==> flow/design.v <==
module axi_gpio #(
    parameter int N_GPIOS = 32,
    parameter int AXI_ADDR_WIDTH = 12,
    parameter int AXI_DATA_WIDTH = 32
)(
   input aclk,
   input aresetn, 
   input  logic [N_GPIOS-1:0] gpio_in_raw ,
   output logic [N_GPIOS-1:0] gpio_out,
   output logic irq,  
   output logic arready,
   input logic [AXI_ADDR_WIDTH-1:0] araddr,
   input logic arvalid,
   output logic [AXI_DATA_WIDTH-1:0] rdata,
   output logic [1:0] rresp,
   output logic rvalid,
   input logic rready,
   input logic wvalid,
   output logic wready,
   input logic [AXI_DATA_WIDTH-1:0] wdata,
   input logic [AXI_DATA_WIDTH/8-1:0] wstrb,
   input logic bready,
   output logic bvalid,
   output logic [1:0] bresp,
   output logic awready,
   input logic [AXI_ADDR_WIDTH-1:0] awaddr,
   input logic awvalid
);
  localparam logic [31:0] VERSION = 32'h0001_0000;
  localparam int WORD_IDX_W = (AXI_ADDR_WIDTH >= 2) ? (AXI_ADDR_WIDTH-2) : 1;
  localparam logic [WORD_IDX_W-1:0] VERSION_WORD = 'h0B;  
  localparam logic [WORD_IDX_W-1:0] SCRATCH_WORD = 'h0C;  
  localparam logic [WORD_IDX_W-1:0] DIR_WORD       = 'h000;  
  localparam logic [WORD_IDX_W-1:0] OUT_WORD       = 'h001;  
  localparam logic [WORD_IDX_W-1:0] OUT_SET_WORD   = 'h002;  
  localparam logic [WORD_IDX_W-1:0] OUT_CLR_WORD   = 'h003;  
  localparam logic [WORD_IDX_W-1:0] IN_WORD        = 'h004;  
  localparam logic [WORD_IDX_W-1:0] IRQ_MASK_WORD  = 'h005;  
  localparam logic [WORD_IDX_W-1:0] IRQ_STATUS_WORD= 'h006;  
  localparam logic [WORD_IDX_W-1:0] IRQ_CLEAR_WORD = 'h007;  
  localparam logic [WORD_IDX_W-1:0] EDGE_EN_WORD   = 'h008;  
  localparam logic [WORD_IDX_W-1:0] EDGE_POL_WORD  = 'h009;  
  localparam logic [WORD_IDX_W-1:0] LVL_POL_WORD   = 'h00A;  
  localparam logic [WORD_IDX_W-1:0] DEBOUNCE_WORD  = 'h00D;  
  logic [AXI_DATA_WIDTH-1:0] scratch_q;  
  logic [N_GPIOS-1:0] dir_q, out_q;
  logic [N_GPIOS-1:0] in_meta, in_sync;  
  logic [N_GPIOS-1:0] clr_mask, clr_mask_next;
  logic [N_GPIOS-1:0] irq_mask_q, irq_status_q, edge_en_q, edge_pol_q, lvl_pol_q;
  logic [7:0]         debounce_cfg_q;             
  logic [N_GPIOS-1:0] in_db_q, in_db_d;          
  logic [AXI_ADDR_WIDTH-1:0] araddr_q;
  logic [AXI_ADDR_WIDTH-1:0] awaddr_q;
  logic [AXI_DATA_WIDTH-1:0] wdata_q;
  logic [AXI_DATA_WIDTH/8-1:0] wstrb_q;
  logic                  ar_hs;  
  assign ar_hs         = arvalid & arready;
  function automatic logic [AXI_DATA_WIDTH-1:0] apply_wstrb(
    input logic [AXI_DATA_WIDTH-1:0] cur,
    input logic [AXI_DATA_WIDTH-1:0] wdata_i,
    input logic [AXI_DATA_WIDTH/8-1:0] wstrb_i
);
logic [AXI_DATA_WIDTH-1:0] mask;
mask = { {8{wstrb_i[3]}}, {8{wstrb_i[2]}}, {8{wstrb_i[1]}}, {8{wstrb_i[0]}} };
apply_wstrb = (cur & ~mask) | (wdata_i & mask);
  endfunction
function automatic [N_GPIOS-1:0] apply_wstrb_to_gpio(
  input [N_GPIOS-1:0]            prev,
  input [AXI_DATA_WIDTH-1:0]     wdata_i,
  input [AXI_DATA_WIDTH/8-1:0]   wstrb_i
);
  logic [AXI_DATA_WIDTH-1:0] prev_ext, nxt_ext;
  prev_ext                 = '0;
  prev_ext[N_GPIOS-1:0]    = prev;
  nxt_ext                  = apply_wstrb(prev_ext, wdata_i, wstrb_i);
  apply_wstrb_to_gpio = nxt_ext[N_GPIOS-1:0];
endfunction
function automatic [N_GPIOS-1:0] w1_mask_gpio(
  input [AXI_DATA_WIDTH-1:0]     wdata_i,
  input [AXI_DATA_WIDTH/8-1:0]   wstrb_i
);
  logic [AXI_DATA_WIDTH-1:0] strobe_mask;
  logic [AXI_DATA_WIDTH-1:0] masked;
  strobe_mask = '0;
  for (int b = 0; b < AXI_DATA_WIDTH/8; b++)
    strobe_mask[8*b +: 8] = {8{wstrb_i[b]}};
    masked = wdata_i & strobe_mask;
  w1_mask_gpio = masked[N_GPIOS-1:0];
endfunction
always_ff @(posedge aclk or negedge aresetn) begin
  if (!aresetn) begin
    in_meta <= '0;
    in_sync <= '0;
  end else begin
    in_meta <= gpio_in_raw;  
    in_sync <= in_meta;      
  end
end
logic [7:0] db_cnt   [0:N_GPIOS-1];  
always_ff @(posedge aclk or negedge aresetn) begin
  if (!aresetn) begin
    for (int i=0;i<N_GPIOS;i++) begin
      db_cnt[i] <= '0;
    end
    in_db_q <= '0;
  end else begin
    if (debounce_cfg_q == 8'd0) begin
      in_db_q <= in_sync;
      for (int i=0;i<N_GPIOS;i++) db_cnt[i] <= '0;
    end else begin
      for (int i=0;i<N_GPIOS;i++) begin
        if (in_sync[i] == in_db_q[i]) begin
          db_cnt[i] <= '0;  
        end else begin
          db_cnt[i] <= db_cnt[i] + 8'd1;
          if (db_cnt[i] >= debounce_cfg_q) begin
            in_db_q[i] <= in_sync[i];  
            db_cnt[i]  <= '0;
          end
        end
      end
    end
  end
end
always_ff @(posedge aclk or negedge aresetn) begin
  if (!aresetn) in_db_d <= '0;
  else          in_db_d <= in_db_q;
end
wire [N_GPIOS-1:0] rise =  in_db_q & ~in_db_d;
wire [N_GPIOS-1:0] fall = ~in_db_q &  in_db_d;
wire [N_GPIOS-1:0] edge_evt  = ((edge_pol_q & rise) | (~edge_pol_q & fall)) & edge_en_q;
wire [N_GPIOS-1:0] level_evt = (in_db_q    ^ ~lvl_pol_q) & ~edge_en_q;
wire [N_GPIOS-1:0] new_events = edge_evt | level_evt;
always_ff @(posedge aclk or negedge aresetn) begin
  if (!aresetn) begin
    irq_status_q <= '0;
  end else begin
    irq_status_q <= (irq_status_q | new_events) & ~clr_mask;
  end
end
assign irq = |(irq_status_q & irq_mask_q);
    logic aw_hs, w_hs;
    assign aw_hs = awvalid && awready;
    assign w_hs = wvalid && wready;
    always_ff @(posedge aclk or negedge aresetn)begin
        if(!aresetn)begin
            awready <= 1'b1;
            bvalid <= 1'b0;
            bresp <= 2'b00;
            wready <= 1'b1;
            awaddr_q <= '0;
            wdata_q <= '0;
            wstrb_q <= '0;
            scratch_q <= '0;
            irq_mask_q     <= '0;
            edge_en_q      <= '0;             
            edge_pol_q     <= {N_GPIOS{1'b1}};   
            lvl_pol_q      <= {N_GPIOS{1'b1}};   
            debounce_cfg_q <= 8'd0;           
            clr_mask_next <= '0;
            dir_q <= '0;
            out_q <= '0;
        end else begin
            if(awready && awvalid)begin 
                awready <= 1'b0;     
                awaddr_q <= awaddr;  
            end
            if(wready && wvalid) begin
                wready <= 1'b0;
                wdata_q <= wdata;
                wstrb_q <= wstrb;
            end
            clr_mask_next <= '0;
            if (!bvalid && !awready && !wready)begin  
                unique case (awaddr_q[AXI_ADDR_WIDTH-1:2])
                    DIR_WORD: dir_q <= apply_wstrb_to_gpio(dir_q,wdata_q,wstrb_q);
                    OUT_WORD: out_q <= apply_wstrb_to_gpio(out_q,wdata_q,wstrb_q);
                    OUT_SET_WORD: begin  
                        out_q <= out_q | w1_mask_gpio(wdata_q, wstrb_q);
                    end
                    OUT_CLR_WORD: begin  
                        out_q <= out_q & ~w1_mask_gpio(wdata_q, wstrb_q);
                    end
                    SCRATCH_WORD: scratch_q <= apply_wstrb(scratch_q, wdata_q, wstrb_q);
                    IRQ_MASK_WORD:  irq_mask_q  <= apply_wstrb_to_gpio(irq_mask_q,  wdata_q, wstrb_q);
                    EDGE_EN_WORD:   edge_en_q   <= apply_wstrb_to_gpio(edge_en_q,   wdata_q, wstrb_q);
                    EDGE_POL_WORD:  edge_pol_q  <= apply_wstrb_to_gpio(edge_pol_q,  wdata_q, wstrb_q);
                    LVL_POL_WORD:   lvl_pol_q   <= apply_wstrb_to_gpio(lvl_pol_q,   wdata_q, wstrb_q);
                    IRQ_CLEAR_WORD: begin
                      clr_mask_next <= w1_mask_gpio(wdata_q, wstrb_q);
                    end
                     DEBOUNCE_WORD: begin
                        if (wstrb_q[0]) debounce_cfg_q <= wdata_q[7:0];
                      end
                    default: ;
                endcase       
                bvalid <= 1'b1;
                bresp <= 2'b00;  
        end
            if(bvalid && bready)begin
                bvalid <= 1'b0;
                awready <= 1'b1;
                wready <= 1'b1;
        end
        end
    end
always_ff @(posedge aclk or negedge aresetn) begin
  if (!aresetn) clr_mask <= '0;
  else          clr_mask <= clr_mask_next;
end
  always_ff @(posedge aclk or negedge aresetn)begin
    if(!aresetn) begin
        arready <= 1'b1;
        rvalid <= 1'b0;
        rdata <= '0;
        rresp <= 2'b00;  
    end
    else begin
        if(arready && arvalid) begin
            araddr_q <= araddr;
            arready <= 1'b0;
            rvalid <= 1'b1;
            unique case (araddr[AXI_ADDR_WIDTH-1:2])
                DIR_WORD:      rdata <= {{(AXI_DATA_WIDTH-N_GPIOS){1'b0}}, dir_q};  
                OUT_WORD:      rdata <= {{(AXI_DATA_WIDTH-N_GPIOS){1'b0}}, out_q};
                OUT_SET_WORD:  rdata <= {{(AXI_DATA_WIDTH-N_GPIOS){1'b0}}, out_q};  
                OUT_CLR_WORD:  rdata <= {{(AXI_DATA_WIDTH-N_GPIOS){1'b0}}, out_q};  
                IN_WORD:         rdata <= {{(AXI_DATA_WIDTH-N_GPIOS){1'b0}}, in_db_q};  
                IRQ_MASK_WORD:   rdata <= {{(AXI_DATA_WIDTH-N_GPIOS){1'b0}}, irq_mask_q};
                IRQ_STATUS_WORD: rdata <= {{(AXI_DATA_WIDTH-N_GPIOS){1'b0}}, irq_status_q};
                EDGE_EN_WORD:    rdata <= {{(AXI_DATA_WIDTH-N_GPIOS){1'b0}}, edge_en_q};
                EDGE_POL_WORD:   rdata <= {{(AXI_DATA_WIDTH-N_GPIOS){1'b0}}, edge_pol_q};
                LVL_POL_WORD:    rdata <= {{(AXI_DATA_WIDTH-N_GPIOS){1'b0}}, lvl_pol_q};
                DEBOUNCE_WORD:   rdata <= {{(AXI_DATA_WIDTH-8){1'b0}}, debounce_cfg_q};
                VERSION_WORD: rdata <= VERSION;  
                SCRATCH_WORD: rdata <= scratch_q;
                default: rdata <='0;
            endcase
            rresp <= 2'b00;
        end
        if(rvalid && rready)begin
            rvalid <= 1'b0;
            arready <= 1'b1;
        end
        end
    end
    assign gpio_out = out_q & dir_q;
endmodule
# Step by step through the tools: axi_gpio
# The steps from the RTL of axi_gpio to its reports follow in flow order.
# Line numbers count from 1 in the design file above.
# A cell with n/a has no value.
# inputs
top_module	axi_gpio
clock	aclk
library	sky130hd
corner	tt_025C_1v80

# Word level
# Counts by Yosys on the flattened word-level netlist (proc, flatten, opt, wreduce). Print and check cells are left out. Cells with the same type and inputs are merged into one.
# word_totals
elab_cells	573
in_bits	99
regBits	797
output_inout_bits	74
# op_classes
compare	32
n_addsub	32
muxes	206
n_eq	86
logic	38
reduce_logical	92
# op_table
operator	count
2-to-1 mux 8 bit	96
bitwise AND 32 bit	18
OR 32 bit	11
parallel mux 32 bit (select 11 bit)	1
inverter 32 bit	8
adder 8 x 1 -> 8 bit with constant B	32
greater-or-equal comparator 8 bit	32
equality test 10 x 4 -> 1 bit with constant B	11
2-to-1 mux 1 bit	106
parallel mux 32 bit (select 3 bit)	1
AND reduction 2 bit	39
nonzero test 2 bit	36
!= test 2 bit with constant B	32
2-to-1 mux 32 bit	2
equality test 10 x 3 -> 1 bit with constant B	5
equality test 10 x 2 -> 1 bit with constant B	4
equality test 1 bit	32
XOR 32 bit	1
OR reduction 32 bit	1
equality test 10 x 1 -> 1 bit with constant B	2
zero test 10 bit	2
zero test 8 bit	1
logical AND 1 bit	7
zero test 1 bit	3
AND reduction 3 bit	1
nonzero test 3 bit	1
OR reduction 3 bit	1

# Depth
# Yosys ltp: most cells in a row. Word level: on the elaborated netlist, between registers, memories and ports. Mapped: between sequential cells and ports; inverters and the memories' decode and read muxes count.
# depth
ltp_word	8
abc_area	0
mapped_depth	8

# Mapped cells and area
# The flow's flattened synthesis, as Yosys stat reports it; memories are mapped. The netlist is that of the ABC_AREA named above (0 if unset); the other value can give another one.
# synth_totals
buffers	115
synth_area_mm2	0.0393577
flip_flops	795
mapped_cells	3537
# by_type
cell_type	count	area_total_um2
sky130_fd_sc_hd__dfrtp_1	728	1.82E+04
sky130_fd_sc_hd__ha_1	288	3.6E+03
sky130_fd_sc_hd__mux2_2	277	3.12E+03
sky130_fd_sc_hd__dfstp_2	67	1.76E+03
sky130_fd_sc_hd__xor2_1	191	1.67E+03
sky130_fd_sc_hd__nor2_1	384	1.44E+03
sky130_fd_sc_hd__and3_1	131	819.536
sky130_fd_sc_hd__nand3_1	160	800.768
sky130_fd_sc_hd__o21ai_0	139	695.667
sky130_fd_sc_hd__mux2i_1	63	630.605
sky130_fd_sc_hd__nand2_1	138	517.997
sky130_fd_sc_hd__xnor2_1	59	516.746
sky130_fd_sc_hd__a21oi_1	102	510.49
sky130_fd_sc_hd__nand4_1	74	462.944
sky130_fd_sc_hd__inv_1	101	379.114
sky130_fd_sc_hd__nor3_1	71	355.341
sky130_fd_sc_hd__a22oi_1	42	315.302
sky130_fd_sc_hd__a2111oi_0	33	289.027
# Other cell types: 44; their cells: 489.

# Worst setup path after synthesis
# Path of least setup slack by OpenSTA after synthesis, without wires, with an ideal clock, recovery checks aside; 20% of the period is set as input and as output delay. Where synthesis merged equal registers, the netlist keeps one of their names.
# synth_timing
path_kind	input to register
startpoint	in araddr[7]
endpoint	reg rdata[19]
clock_period_ns	5.0
delay_ns	1.589
t_arrival_ns	2.507
setup_slack_ns	2.411
in_delay_ns	1.000
stages	6
period_less_setup_slack_ns	2.589
# "delay_ns" is the arrival time less input delay plus setup time.
# "stages": output pins that drive a net of the path, with the launching flip-flop's if there is one; two outputs of one cell count as two.
# "period_less_setup_slack_ns" is the clock period less the worst setup slack; recovery checks do not enter. This is arithmetic on one report: input and output delays are still those of the set period (20% each).
# Between the ends stands the longest chain of elaborated cells between them, by number of cells; it is not shown to be the way that was timed. Of several equally long chains one is given.
# Each line given opens the expression or statement behind the cell; cells for indexed reads and writes are added by Yosys, which also makes memories of some case tables.
# At most two assigning lines are given for a register; there are more.
# synth_between
path_cell_list	sky130_fd_sc_hd__or4_4 > sky130_fd_sc_hd__or3_4 > sky130_fd_sc_hd__nor3_4 > sky130_fd_sc_hd__buf_6 > sky130_fd_sc_hd__a21oi_1 > sky130_fd_sc_hd__a31oi_1
elab_chain_cells	3
cells_between	15
cone_lines	1
cone_classes	12 x eq/ne; 1 x mux; 2 x reduce/logical
# synth_lines
item	line_no	rtl
start: declaration	12	input logic [AXI_ADDR_WIDTH-1:0] araddr,
equality test 10 x 2 -> 1 bit	223	unique case (araddr[AXI_ADDR_WIDTH-1:2])
OR reduction 3 bit	n/a
parallel mux 32 bit (select 11 bit)	223
end: assignment	224	DIR_WORD:      rdata <= {{(AXI_DATA_WIDTH-N_GPIOS){1'b0}}, dir_q};
end: assignment	225	OUT_WORD:      rdata <= {{(AXI_DATA_WIDTH-N_GPIOS){1'b0}}, out_q};
end: declaration	14	output logic [AXI_DATA_WIDTH-1:0] rdata,

# Path in the finished layout
# Path of least setup slack in the final report of run 1 (OpenROAD, finished layout, wires in). Where an end is a register, its clock arrival counts in the times.
# layout_timing
path_kind	register to output
startpoint	reg irq_status_q[9]
endpoint	out irq
clock_period_ns	3.61
output_delay_ns	0.72
t_arrival_ns	2.50
stages	5
setup_slack_ns	0.39
# Between the ends stands the longest chain of elaborated cells between them, by number of cells; it is not shown to be the way that was timed. Of several equally long chains one is given.
# layout_between
path_cell_list	sky130_fd_sc_hd__dfrtp_1 > sky130_fd_sc_hd__a22oi_2 > sky130_fd_sc_hd__nand4_1 > sky130_fd_sc_hd__or4_4 > sky130_fd_sc_hd__dlygate4sd2_1
elab_chain_cells	2
cells_between	2
cone_lines	1
cone_classes	1 x logic; 1 x reduce/logical
# layout_lines
item	line_no	rtl
start: declaration	49	logic [N_GPIOS-1:0] irq_mask_q, irq_status_q, edge_en_q, edge_pol_q, lvl_pol_q;
start: assignment	136	irq_status_q <= '0;
start: assignment	138	irq_status_q <= (irq_status_q | new_events) & ~clr_mask;
bitwise AND 32 bit	141	assign irq = |(irq_status_q & irq_mask_q);
OR reduction 32 bit	141
end: declaration	10	output logic irq,

# Measured data: module axi_gpio, platform sky130hd, 4 stored runs of the flow under differing settings, order arbitrary. Input and output delays are each 20% of the period that was set; the output load is 0.01 pF.
# By "achieved_period_ns" is meant the clock period of the run minus its worst setup slack. This is arithmetic on one report: input and output delays are still those of the set period (20% each).
# "power.total_uw" is the tool's figure for a default switching activity; nothing was simulated.
# Settings: n/a = not set for that run.
name,run 1,run 2,run 3,run 4
CAP_MARGIN,5,20,20,20
CORE_UTILIZATION,37,40,40,53
CTS_CLUSTER_DIAMETER,39,324,n/a,324
GPL_TIMING_DRIVEN,1,n/a,0,0
MAX_ROUTING_LAYER,met5,met4,n/a,met5
PLACE_DENSITY_LB_ADDON,0.11,n/a,n/a,n/a
SETUP_SLACK_MARGIN,0.29,1.48,n/a,1.48
SLEW_MARGIN,25,10,0,10
TNS_END_PERCENT,45,n/a,n/a,45
period_ns,3.61,5.0,5.0,5.0
CORE_MARGIN,2,2,2,9
ABC_AREA,n/a,1,n/a,1
CTS_CLUSTER_SIZE,n/a,68,n/a,68
GPL_ROUTABILITY_DRIVEN,n/a,0,n/a,0
CELL_PAD_IN_SITES_DETAIL_PLACEMENT,n/a,n/a,1,n/a
MIN_ROUTING_LAYER,n/a,n/a,met2,n/a
CELL_PAD_IN_SITES_GLOBAL_PLACEMENT,n/a,n/a,n/a,1
CORE_ASPECT_RATIO,n/a,n/a,n/a,1.89
HOLD_SLACK_MARGIN,n/a,n/a,n/a,0.02
power.total_uw,27776,12938,16707,13131
layout_utilization_pct,46.2,44.3,47.2,58.4
setup_ws_ns,0.386,1.544,0.793,1.351
die_footprint_mm2,0.108996,0.103874,0.100921,0.0872486
layout_stdcell_area_mm2,0.048693,0.0443838,0.0462306,0.0443
synth_chip_area_mm2,0.0393577,0.0405251,0.0393577,0.0405251
achieved_period_ns,3.224,3.456,4.207,3.649
tns_ns,0.000,0.000,0.000,0.000
